==> flow/design.v <==
`timescale 1ns/10ps
module  CONV(
	input				clk,
	input				reset,
	output logic		busy,	
	input				ready,	
	output logic [13:0]	iaddr,
	input  		 [7:0]	idata,	
	output logic		ioe,
	output logic		wen_L0,
	output logic		oe_L0,
	output logic [13:0]	addr_L0,
	output logic [11:0] w_data_L0,
	input  		 [11:0] r_data_L0,
	output logic 		wen_L1,
	output logic		oe_L1,
	output logic [11:0]	addr_L1,
	output logic [11:0]	w_data_L1,
	input  		 [11:0]	r_data_L1,
	output logic		oe_weight,
	output logic [15:0]	addr_weight,
	input  logic signed  [7:0]  r_data_weight,
	output logic		wen_L2,
	output logic [3:0]	addr_L2,
	output logic [31:0]	w_data_L2
	);
reg [1:0] fully_flag;
reg[3:0] i0,i4,i5,i6;
reg [3:0] state,next_state;
reg [11:0] data [0:8];
reg [15:0] zero_index,addr_index0,addr_index1,addr_index2,addr_index3,addr_index4,L0_index;
reg signed [31:0] data_fully;
parameter INIT=4'd0,ADDR1=4'd1,WAIT1=4'd2,DATA_i0=4'd3,LAYER0=4'd4,ADDR2=4'd5,LAYER1=4'd6,
		  LAYER1_1=4'd7,ADDR3=4'd8,WAIT3=4'd9,LAYER2=4'd10,LAYER2_1=4'd11,FINI=4'd12;
always @(posedge clk or posedge reset ) begin
  if(reset) state<=INIT;
  else state<=next_state;
end
always @(*) begin
	case (state)
		INIT:begin
			next_state=(ready)?ADDR1:INIT;	
		end 
		ADDR1:begin
			next_state=WAIT1;
		end
		WAIT1:begin
			next_state=(fully_flag==0)?DATA_i0:(fully_flag==1)?LAYER1:LAYER2;		   
		end
		DATA_i0:begin
			next_state=(i0>=8&&zero_index==0||i0>=7&&zero_index==127||i0>=5&&zero_index==16510||
			            i0>=4&&zero_index==16637||i0>=8&&zero_index%130==0&&zero_index!=0&&zero_index!=16510||
						i5>=7&&zero_index%130==127&&zero_index!=127&&zero_index!=16637||
						i6>=8&&zero_index>0&&zero_index<127||i4>=5&&zero_index>16510&&zero_index<16637||i4>=8)?LAYER0:ADDR1;	
		end
		LAYER0:begin
			next_state=(L0_index>=16383)?ADDR2:ADDR1;
		end
		ADDR2:begin
			next_state=WAIT1;
		end
		LAYER1:begin
			next_state=(i0>=3)?LAYER1_1:ADDR2;
		end
		LAYER1_1:begin
			next_state=(addr_index1>=4095)?ADDR3:ADDR2;
		end
		ADDR3:begin
			next_state=WAIT1;
		end
		LAYER2:begin
			next_state=(addr_index2>=4095)?LAYER2_1:ADDR3;
		end
		LAYER2_1:begin
			next_state=(addr_index4>=9)?FINI:ADDR3;
		end
		FINI:begin
			next_state=INIT;
		end
		default: next_state=INIT;
	endcase
end
always @(posedge clk) begin
	case (state)
		INIT:begin
			zero_index<=16'h0;
			i0<=4'h4;
			i4<=4'h0;
			i5<=4'h0;
			i6<=4'h3;
			addr_index0<=0;
			addr_index1<=126;
			addr_index2<=0;
			addr_index3<=16128;
			addr_index4<=0;
			L0_index<=0;
			wen_L0<=0;
			ioe<=0;
			busy<=0;
			data_fully<=0;
			fully_flag<=0;
			wen_L1<=0;
			wen_L2<=0;
			oe_L0<=0;
			oe_L1<=0;
			oe_weight<=0;
		end 
		ADDR1:begin
			wen_L0<=0;
            ioe<=1;
			if (zero_index==0) begin
				if (i0==4) iaddr<=14'h0;
				else if (i0==5) iaddr<=14'h1; 
				else if (i0==7) iaddr<=14'h80;
				else iaddr<=14'h81;	
			end
			else if (zero_index==127) begin
				if (i0==3) iaddr<=14'h7E;
				else if (i0==4) iaddr<=14'h7F; 
				else if (i0==6) iaddr<=14'hFE;
				else iaddr<=14'hFF;	
			end
			else if (zero_index==16510) begin
				if (i0==1) iaddr<=14'h3F00;
				else if (i0==2) iaddr<=14'h3F01; 
				else if (i0==4) iaddr<=14'h3F80;
				else iaddr<=14'h3F81;		
			end
			else if (zero_index==16637) begin
				if (i0==0) iaddr<=14'h3F7E;
				else if (i0==1) iaddr<=14'h3F7F; 
				else if (i0==3) iaddr<=14'h3FFE;
				else iaddr<=14'h3FFF;		
			end
			else if (zero_index%130==0&&zero_index!=0&&zero_index!=16510) begin
				if (i0==1) iaddr<=addr_index0;
				else if (i0==2) iaddr<=addr_index0+1; 
				else if (i0==4) iaddr<=addr_index0+128;
				else if (i0==5) iaddr<=addr_index0+129;
				else if (i0==7) iaddr<=addr_index0+256;
				else iaddr<=addr_index0+257;
			end
			else if (zero_index%130==127&&zero_index!=127&&zero_index!=16637) begin
				if (i5==0) iaddr<=addr_index1;
				else if (i5==1) iaddr<=addr_index1+1; 
				else if (i5==3) iaddr<=addr_index1+128;
				else if (i5==4) iaddr<=addr_index1+129;
				else if (i5==6) iaddr<=addr_index1+256;
				else iaddr<=addr_index1+257;	
			end
			else if (zero_index>0&&zero_index<127) begin
				if (i6==3) iaddr<=addr_index2;
				else if (i6==4) iaddr<=addr_index2+1; 
				else if (i6==5) iaddr<=addr_index2+2;
				else if (i6==6) iaddr<=addr_index2+128;
				else if (i6==7) iaddr<=addr_index2+129;
				else iaddr<=addr_index2+130;	
			end
			else if (zero_index>16510&&zero_index<16637) begin
				if (i4==0) iaddr<=addr_index3;
				else if (i4==1) iaddr<=addr_index3+1; 
				else if (i4==2) iaddr<=addr_index3+2;
				else if (i4==3) iaddr<=addr_index3+128;
				else if (i4==4) iaddr<=addr_index3+129;
				else iaddr<=addr_index3+130;
			end
			else begin
				if (i4==0) iaddr<=addr_index4;
				else if (i4==1) iaddr<=addr_index4+1; 
				else if (i4==2) iaddr<=addr_index4+2;
				else if (i4==3) iaddr<=addr_index4+128;
				else if (i4==4) iaddr<=addr_index4+129;
				else if (i4==5) iaddr<=addr_index4+130;
				else if (i4==6) iaddr<=addr_index4+256;
				else if (i4==7) iaddr<=addr_index4+257;
				else iaddr<=addr_index4+258;	
			end
		end
		DATA_i0:begin
			if (zero_index==0) begin
				data[0]<=8'h0;
			    data[1]<=8'h0;
			    data[2]<=8'h0;
			    data[3]<=8'h0;
			    data[6]<=8'h0;
                data[i0]<=idata;
			    i0<=(i0==5)?i0+2:i0+1;	
			end
			else if (zero_index==127) begin
				data[0]<=8'h0;
			    data[1]<=8'h0;
			    data[2]<=8'h0;
			    data[5]<=8'h0;
			    data[8]<=8'h0;
                data[i0]<=idata;
			    i0<=(i0==4)?i0+2:i0+1;		
			end
			else if (zero_index==16510) begin
			    data[0]<=8'h0;
			    data[3]<=8'h0;
			    data[6]<=8'h0;
			    data[7]<=8'h0;
			    data[8]<=8'h0;
                data[i0]<=idata;
			    i0<=(i0==2)?i0+2:i0+1;	
			end
			else if (zero_index==16637) begin
				data[2]<=8'h0;
			    data[5]<=8'h0;
			    data[6]<=8'h0;
			    data[7]<=8'h0;
			    data[8]<=8'h0;
                data[i0]<=idata;
			    i0<=(i0==1)?i0+2:i0+1;
			end
			else if (zero_index%130==0&&zero_index!=0&&zero_index!=16510) begin
			   data[0]<=8'h0;
               data[3]<=8'h0;
               data[6]<=8'h0;
               data[i0]<=idata;
               i0<=(i0%3==2)?i0+2:i0+1;	
			end
			else if (zero_index%130==127&&zero_index!=127&&zero_index!=16637) begin
			    data[2]<=8'h0;
			    data[5]<=8'h0;
			    data[8]<=8'h0;
			    data[i5]<=idata;
			    i5<=(i5%3==1)?i5+2:i5+1;
			end
			else if (zero_index>0&&zero_index<127) begin
				data[0]<=8'h0;
                data[1]<=8'h0;
                data[2]<=8'h0;
                data[i6]<=idata;
                i6<=i6+1;
			end
			else if ((zero_index>16510&&zero_index<16637)) begin
				data[6]<=8'h0;
			    data[7]<=8'h0;
			    data[8]<=8'h0;
			    data[i4]<=idata;
			    i4<=i4+1;
			end
			else begin
				data[i4]<=idata;
			    i4<=i4+1;
			end	
		end
		LAYER0:begin
			if (i0>=8&&zero_index==0) begin
				i0<=3;
				zero_index<=zero_index+1;
			end
			else if (i0>=7&&zero_index==127) begin
				i0<=1;
				zero_index<=zero_index+3;
			end
			else if (i0>=5&&zero_index==16510) begin
				i0<=0;
				zero_index<=zero_index+1;
			end
			else if (i0>=4&&zero_index==16637) begin
				i0<=0;
				zero_index<=zero_index+1;
				addr_index0<=0;
				addr_index1<=0;
				addr_index2<=0;
				addr_index3<=0;
				addr_index4<=0;
			end
			else if (i0>=8&&zero_index%130==0&&zero_index!=0&&zero_index!=16510) begin
				i0<=0;
				zero_index<=zero_index+1;
				addr_index0<=addr_index0+128;
			end
			else if (i5>=7&&zero_index%130==127&&zero_index!=127&&zero_index!=16637) begin
				i5<=0;
				zero_index<=zero_index+3;
				addr_index1<=addr_index1+128;
			end
			else if (i6>=8&&zero_index>0&&zero_index<127) begin
				i6<=0;
				zero_index<=zero_index+1;
				addr_index2<=addr_index2+1;
			end
			else if (i4>=5&&zero_index>16510&&zero_index<16637) begin
				i4<=0;
				zero_index<=zero_index+1;
				addr_index3<=addr_index3+1;
			end
			else begin
				i4<=0;
				zero_index<=zero_index+1;
				addr_index4<=(addr_index4%128==125)?addr_index4+3:addr_index4+1;
			end
		    ioe<=0;
			wen_L0<=1;
			L0_index<=L0_index+1;
			addr_L0<=L0_index;
            w_data_L0<=($signed(-(data[0]<<1)+data[2]+data[4]+(data[5]<<1)+
                       data[6]+(data[7]<<1)-((data[8]<<1)+data[8]))>0)?$signed(-(data[0]<<1)+data[2]+data[4]+(data[5]<<1)+
                       data[6]+(data[7]<<1)-((data[8]<<1)+data[8])):0;
		end
        ADDR2:begin
			fully_flag<=1;
			wen_L0<=0;
			wen_L1<=0;
			oe_L0<=1;
			if(i0==0) addr_L0<=addr_index0;
			else if (i0==1) addr_L0<=addr_index0+1;
			else if (i0==2) addr_L0<=addr_index0+128;
            else addr_L0<=addr_index0+129;			
		end
		LAYER1:begin
			data[i0]<=r_data_L0;
			i0<=i0+1;
		end
		LAYER1_1:begin
			i0<=0;
			addr_index0<=(addr_index0%128==126)?addr_index0+130:addr_index0+2;
            wen_L1<=1;
			oe_L0<=0;
			addr_L1<=addr_index1;
			addr_index1<=addr_index1+1;
			w_data_L1<=(data[0]>=data[1]&&data[0]>=data[2]&&data[0]>=data[3])?data[0]:
			           (data[1]>=data[2]&&data[1]>=data[3]&&data[1]>=data[0])?data[1]:
					   (data[2]>=data[3]&&data[2]>=data[1]&&data[2]>=data[0])?data[2]:
					   (data[3]>=data[0]&&data[3]>=data[2]&&data[3]>=data[1])?data[3]:0;
		end
		ADDR3:begin
			fully_flag<=2;
			wen_L1<=0;
			wen_L2<=0;
			oe_L1<=1;
			oe_weight<=1;
			addr_L1<=addr_index2;
            addr_weight<=addr_index3;
		end
		LAYER2:begin
			data_fully<=$signed(r_data_L1)*r_data_weight+data_fully;
			addr_index2<=addr_index2+1;
			addr_index3<=addr_index3+1;
		end
		LAYER2_1:begin
			addr_index2<=0;
			oe_L1<=0;
			oe_weight<=0;
			wen_L2<=1;
			addr_L2<=addr_index4;
			w_data_L2<=(data_fully>0)?data_fully:data_fully>>>16;
			addr_index4<=addr_index4+1;
			data_fully<=32'b0;
		end
		FINI:begin
			busy<=1;
		end
		default; 
	endcase
end
endmodule
Tool chain data of CONV
What the tools print for CONV, step after step.
Lines are those of the file above, counted from 1.
Operators carry their Yosys type and port widths (W data, S select, Z words).
Cell names lack the library's common part.
{ "inputs": {"top": "CONV", "clk_port": "clk", "cell_library": "sky130hd", "pvt_corner": "tt_025C_1v80"} }

After elaboration
Yosys after proc, flatten, opt, wreduce and memory -nomap, before mapping. Memory bits, and registers merged into a memory's read port (data or address), are not among the register bits. Print and check cells are not counted.
Yosys's memory passes give these memory sizes; they may raise the number of words (mostly to a power of two), join words into wider ones and drop unused or constant bits.
{ "op_classes": {"logic": 106, "mul": 1, "muxes": 339, "cmp": 31, "n_addsub": 49, "n_reduce_logical": 82, "div_mod_pow": 3, "n_eq": 103} }
{ "ops": {"columns": ["cell", "n"], "rows": [
  ["$mux W12", 80],
  ["$mux W16", 42],
  ["$mux W14", 39],
  ["$mux W4", 77],
  ["$mod A16 B8 Y32 const B", 1],
  ["$pmux W16 S3", 5],
  ["$reduce_or A192 Y1", 1],
  ["$mux W192", 1],
  ["$mul A12 B8 Y20", 1],
  ["$add A14 B8 Y14 const B", 11],
  ["$ge A12 B12 Y1", 12],
  ["$mod A4 B2 Y32 const B", 2],
  ["$eq A4 B4 Y1 const A", 29],
  ["$add A14 B9 Y14 const B", 7],
  ["$add A16 B1 Y16 const B", 6],
  ["$add A12 B12 Y12", 6],
  ["$eq A4 B3 Y1 const B", 18],
  ["$pmux W32 S2", 1],
  ["$pmux W16 S2", 2],
  ["$mux W8", 8],
  ["$mux W1", 62],
  ["$and A1 B1 Y1", 48],
  ["$add A16 B2 Y16 const B", 3],
  ["$add A16 B8 Y16 const B", 3],
  ["$add A14 B2 Y14 const B", 3],
  ["$reduce_or A12 Y1", 3],
  ["$ne A2 B2 Y1 const B", 18],
  ["$pmux W4 S9", 1]
]} }
Not listed: further kinds 64, cells in them 224.
{ "word_totals": {"out_inout_bits": 124, "n_memories": 1, "in_bits": 43, "ff_bits": 289, "ram_bits": 192} }
{ "memory_table": {"columns": ["memory", "words", "width", "line", "text"], "rows": [
  ["data", 16, 12, 30, "reg [11:0] data [0:8];"]
]} }

Longest topological paths
Depth = most cells in a row (Yosys ltp): at word level without a register or memory, in the mapped netlist without a sequential cell, where the memories' decode and read muxes count.
{ "depth": {"depth_word": 17, "abc_area": 1, "ltp_mapped": 99, "depth_no_buf": 96} }

Netlist
Source: synth_stat.txt of the flow (Yosys; design flattened, memories mapped). It holds for the ABC_AREA given above (unset counts as 0); a run with the other value may have another netlist.
{ "types": {"columns": ["cell", "n", "type_area_um2"], "rows": [
  ["edfxtp_1", 316, 9.49E+03],
  ["fa_1", 208, 4.16E+03],
  ["nand2_1", 946, 3.55E+03],
  ["inv_1", 777, 2.92E+03],
  ["ha_1", 218, 2.73E+03],
  ["a21oi_1", 336, 1.68E+03],
  ["nor2_1", 431, 1.62E+03],
  ["nand3_1", 303, 1.52E+03],
  ["o21ai_0", 289, 1.45E+03],
  ["dfxtp_1", 72, 1.44E+03],
  ["xor2_1", 122, 1.07E+03],
  ["nand4_1", 80, 500.48],
  ["clkbuf_1", 106, 397.882],
  ["nand2_2", 62, 387.872],
  ["o211ai_1", 49, 367.853],
  ["nor3_1", 69, 345.331],
  ["dfrtp_1", 11, 275.264],
  ["xnor2_1", 31, 271.51]
]} }
Other cell types: 57; their cells: 499.
{ "mapped": {"yosys_area_mm2": 0.0378513, "n_buf": 150, "cell_count": 4925, "sequential_area_mm2": 0.011232, "ffs": 400} }

Timing after synthesis
Source: OpenSTA report_checks on the synthesized netlist (no wires, ideal clock, input and output delay 20% of the period each), path of least setup slack; recovery checks are left aside. Register names are those of the netlist, which keeps one name where synthesis merged equal registers.
{ "synth_path": {"path_type": "register -> register", "start": "register zero_index[10]", "end": "register i0[1]", "setup_time_ns": 0.257, "period_ns": 13.0, "path_delay_ns": 10.009, "launch_ns": 0.000, "path_slack_ns": 2.991, "path_stages": 91, "t_arrival_ns": 9.752, "synth_period_reached_ns": 10.009} }
"path_delay_ns" is the arrival time less input delay plus setup time.
"path_stages": output pins that drive a net of the path, with the launching flip-flop's if there is one; two outputs of one cell count as two.
"synth_period_reached_ns" is the clock period less the worst setup slack; recovery checks do not enter. This is arithmetic on one report: input and output delays are still those of the set period (20% each).
Between the ends stands the longest chain of elaborated cells between them, by number of cells; it is not shown to be the way that was timed. Of several equally long chains one is given.
Each line given opens the expression or statement behind the cell; cells for indexed reads and writes are added by Yosys, which also makes memories of some case tables.
At most two assigning lines are given for a register; there are more.
The path ends at the data pin of a flip-flop with enable; ways to the enable are not counted.
{ "synth_via": {"path_cell_list": "edfxtp_1 > inv_4 > nand2_2 > nor2_2 > nand2_2 > ha_1 > inv_1 > a21oi_4 > nor2_1 > nand2_2 > nand3_4 > nand2_2 > nand3_2 > nor2_2 > nand2_1 > nand2_2 > nand2_4 > inv_4 > [... 55 more ...] > nand2_1 > nand2_1 > inv_1 > ha_1 > inv_1 > nand3_2 > nor2_4 > nand2_2 > nand2_1 > nand2_1 > nor2_2 > nand2_2 > nand2_1 > nand3_1 > nand2_1 > nand2_1 > nand2_1 > nand2_1", "elab_chain_cells": 11, "cells_between": 28} }
{ "synth_rtl": {"columns": ["item", "line", "text"], "rows": [
  ["start: declaration", 31, "reg [15:0] zero_index,addr_index0,addr_index1,addr_index2,addr_index3,addr_index4,L0_index;"],
  ["start: assignment", 252, "zero_index<=zero_index+1;"],
  ["start: assignment", 256, "zero_index<=zero_index+3;"],
  ["$mod A16 B8 Y32", 271, "else if (i0>=8&&zero_index%130==0&&zero_index!=0&&zero_index!=16510) begin"],
  ["$logic_not A32 Y1", 271, null],
  ["$logic_and A1 B1 Y1 (3 in a row)", 271, null],
  ["$mux W4", 271, null],
  ["$mux W4", 262, "else if (i0>=4&&zero_index==16637) begin"],
  ["$mux W4", 258, "else if (i0>=5&&zero_index==16510) begin"],
  ["$mux W4", 254, "else if (i0>=7&&zero_index==127) begin"],
  ["$mux W4", 250, "if (i0>=8&&zero_index==0) begin"],
  ["$pmux W4 S5", 84, "case (state)"],
  ["end: assignment", 187, "i0<=(i0==5)?i0+2:i0+1;"],
  ["end: assignment", 196, "i0<=(i0==4)?i0+2:i0+1;"],
  ["end: declaration", 28, "reg[3:0] i0,i4,i5,i6;"]
]} }

Timing after layout
Path of least setup slack in the final report of entry B (OpenROAD, finished layout, wires in). Where an end is a register, its clock arrival counts in the times.
{ "layout_path": {"path_type": "register -> register", "start": "register zero_index[10]", "end": "register i0[3]", "path_stages": 87, "t_arrival_ns": 11.03, "launch_ns": 0.70, "path_slack_ns": -3.44, "setup_time_ns": 0.25, "period_ns": 7.14} }
Between the ends stands the longest chain of elaborated cells between them, by number of cells; it is not shown to be the way that was timed. Of several equally long chains one is given.
At most two assigning lines are given for a register; there are more.
The path ends at the data pin of a flip-flop with enable; ways to the enable are not counted.
{ "layout_via": {"path_cell_list": "edfxtp_1 > inv_4 > buf_4 > a31oi_1 > nor2_4 > nand2_2 > a21oi_4 > nand4_1 > nand2_4 > nor2_1 > nand3_1 > nor2_2 > nor2_2 > nand2_4 > nand2_4 > nand2_8 > nor2_4 > nand3_2 > [... 51 more ...] > o211ai_1 > nand2_2 > inv_2 > ha_4 > inv_4 > nand3_4 > nor2_4 > nand2_2 > nand2_2 > nand2_2 > nor2_4 > nand2_2 > nand2_1 > nand3_1 > nand2_1 > nand2_1 > nand2_1 > nand2_1", "elab_chain_cells": 11, "cells_between": 28} }
{ "layout_rtl": {"columns": ["item", "line", "text"], "rows": [
  ["start: declaration", 31, "reg [15:0] zero_index,addr_index0,addr_index1,addr_index2,addr_index3,addr_index4,L0_index;"],
  ["start: assignment", 252, "zero_index<=zero_index+1;"],
  ["start: assignment", 256, "zero_index<=zero_index+3;"],
  ["$mod A16 B8 Y32", 271, "else if (i0>=8&&zero_index%130==0&&zero_index!=0&&zero_index!=16510) begin"],
  ["$logic_not A32 Y1", 271, null],
  ["$logic_and A1 B1 Y1 (3 in a row)", 271, null],
  ["$mux W4", 271, null],
  ["$mux W4", 262, "else if (i0>=4&&zero_index==16637) begin"],
  ["$mux W4", 258, "else if (i0>=5&&zero_index==16510) begin"],
  ["$mux W4", 254, "else if (i0>=7&&zero_index==127) begin"],
  ["$mux W4", 250, "if (i0>=8&&zero_index==0) begin"],
  ["$pmux W4 S5", 84, "case (state)"],
  ["end: assignment", 187, "i0<=(i0==5)?i0+2:i0+1;"],
  ["end: assignment", 196, "i0<=(i0==4)?i0+2:i0+1;"],
  ["end: declaration", 28, "reg[3:0] i0,i4,i5,i6;"]
]} }

Lab notebook: CONV

Measured data: module CONV, platform sky130hd, 3 stored runs of the flow under differing settings, order arbitrary. Input and output delays are each 20% of the period that was set; the output load is 0.01 pF.
By "achieved_period_ns" is meant the clock period of the run minus its worst setup slack. This is arithmetic on one report: input and output delays are still those of the set period (20% each).
"worst_path_allowed_less_slack_ns" is the time allowed to the run's worst setup path (the clock period less input and output delay, where it has them) less its slack. Clock arrival times count: a late capture clock shortens it, a late launch clock lengthens it.
[
  {
    "run": "entry A",
    "settings": { "CAP_MARGIN": 15, "CELL_PAD_IN_SITES_DETAIL_PLACEMENT": 1, "CELL_PAD_IN_SITES_GLOBAL_PLACEMENT": 0, "CORE_UTILIZATION": 46, "CTS_CLUSTER_DIAMETER": 29, "CTS_CLUSTER_SIZE": 39, "GPL_ROUTABILITY_DRIVEN": 0, "GPL_TIMING_DRIVEN": 0, "HOLD_SLACK_MARGIN": 0.27, "MAX_ROUTING_LAYER": "met4", "MIN_ROUTING_LAYER": "met2", "PLACE_DENSITY_LB_ADDON": 0.28, "SETUP_SLACK_MARGIN": 1.08, "SLEW_MARGIN": 25, "period_ns": 9.29, "CORE_MARGIN": 2 },
    "outcome": "did not finish, routing stopped with GRT-0116"
  },
  {
    "run": "entry B",
    "settings": { "ABC_AREA": 1, "CORE_ASPECT_RATIO": 1.01, "CORE_UTILIZATION": 21, "CTS_CLUSTER_SIZE": 54, "GPL_TIMING_DRIVEN": 0, "MAX_ROUTING_LAYER": "met4", "PLACE_DENSITY_LB_ADDON": 0.03, "TNS_END_PERCENT": 100, "period_ns": 7.14, "CAP_MARGIN": 20, "CORE_MARGIN": 2, "SLEW_MARGIN": 20 },
    "results": { "yosys.chip_area_mm2": 0.0378513, "die_area_mm2": 0.183657, "post_route_stdcell_area_mm2": 0.0492885, "fin_util_frac": 0.275, "worst_setup_slack_ns": -3.439, "setup_tns_ns": -690.383, "achieved_period_ns": 10.579, "worst_path_allowed_less_slack_ns": 10.58, "timing.worst_path_kind": "register -> register" }
  },
  {
    "run": "entry C",
    "settings": { "CAP_MARGIN": 15, "CELL_PAD_IN_SITES_DETAIL_PLACEMENT": 2, "CELL_PAD_IN_SITES_GLOBAL_PLACEMENT": 3, "CORE_UTILIZATION": 39, "CTS_CLUSTER_DIAMETER": 24, "CTS_CLUSTER_SIZE": 39, "GPL_TIMING_DRIVEN": 0, "MAX_ROUTING_LAYER": "met4", "MIN_ROUTING_LAYER": "met1", "PLACE_DENSITY_LB_ADDON": 0.28, "SETUP_SLACK_MARGIN": 0.47, "SLEW_MARGIN": 25, "period_ns": 9.29, "CORE_MARGIN": 2 },
    "results": { "yosys.chip_area_mm2": 0.0363861, "die_area_mm2": 0.0957562, "post_route_stdcell_area_mm2": 0.048773, "fin_util_frac": 0.525, "worst_setup_slack_ns": -3.714, "setup_tns_ns": -544.664, "achieved_period_ns": 13.004, "worst_path_allowed_less_slack_ns": 13.00, "timing.worst_path_kind": "register -> register" }
  }
]
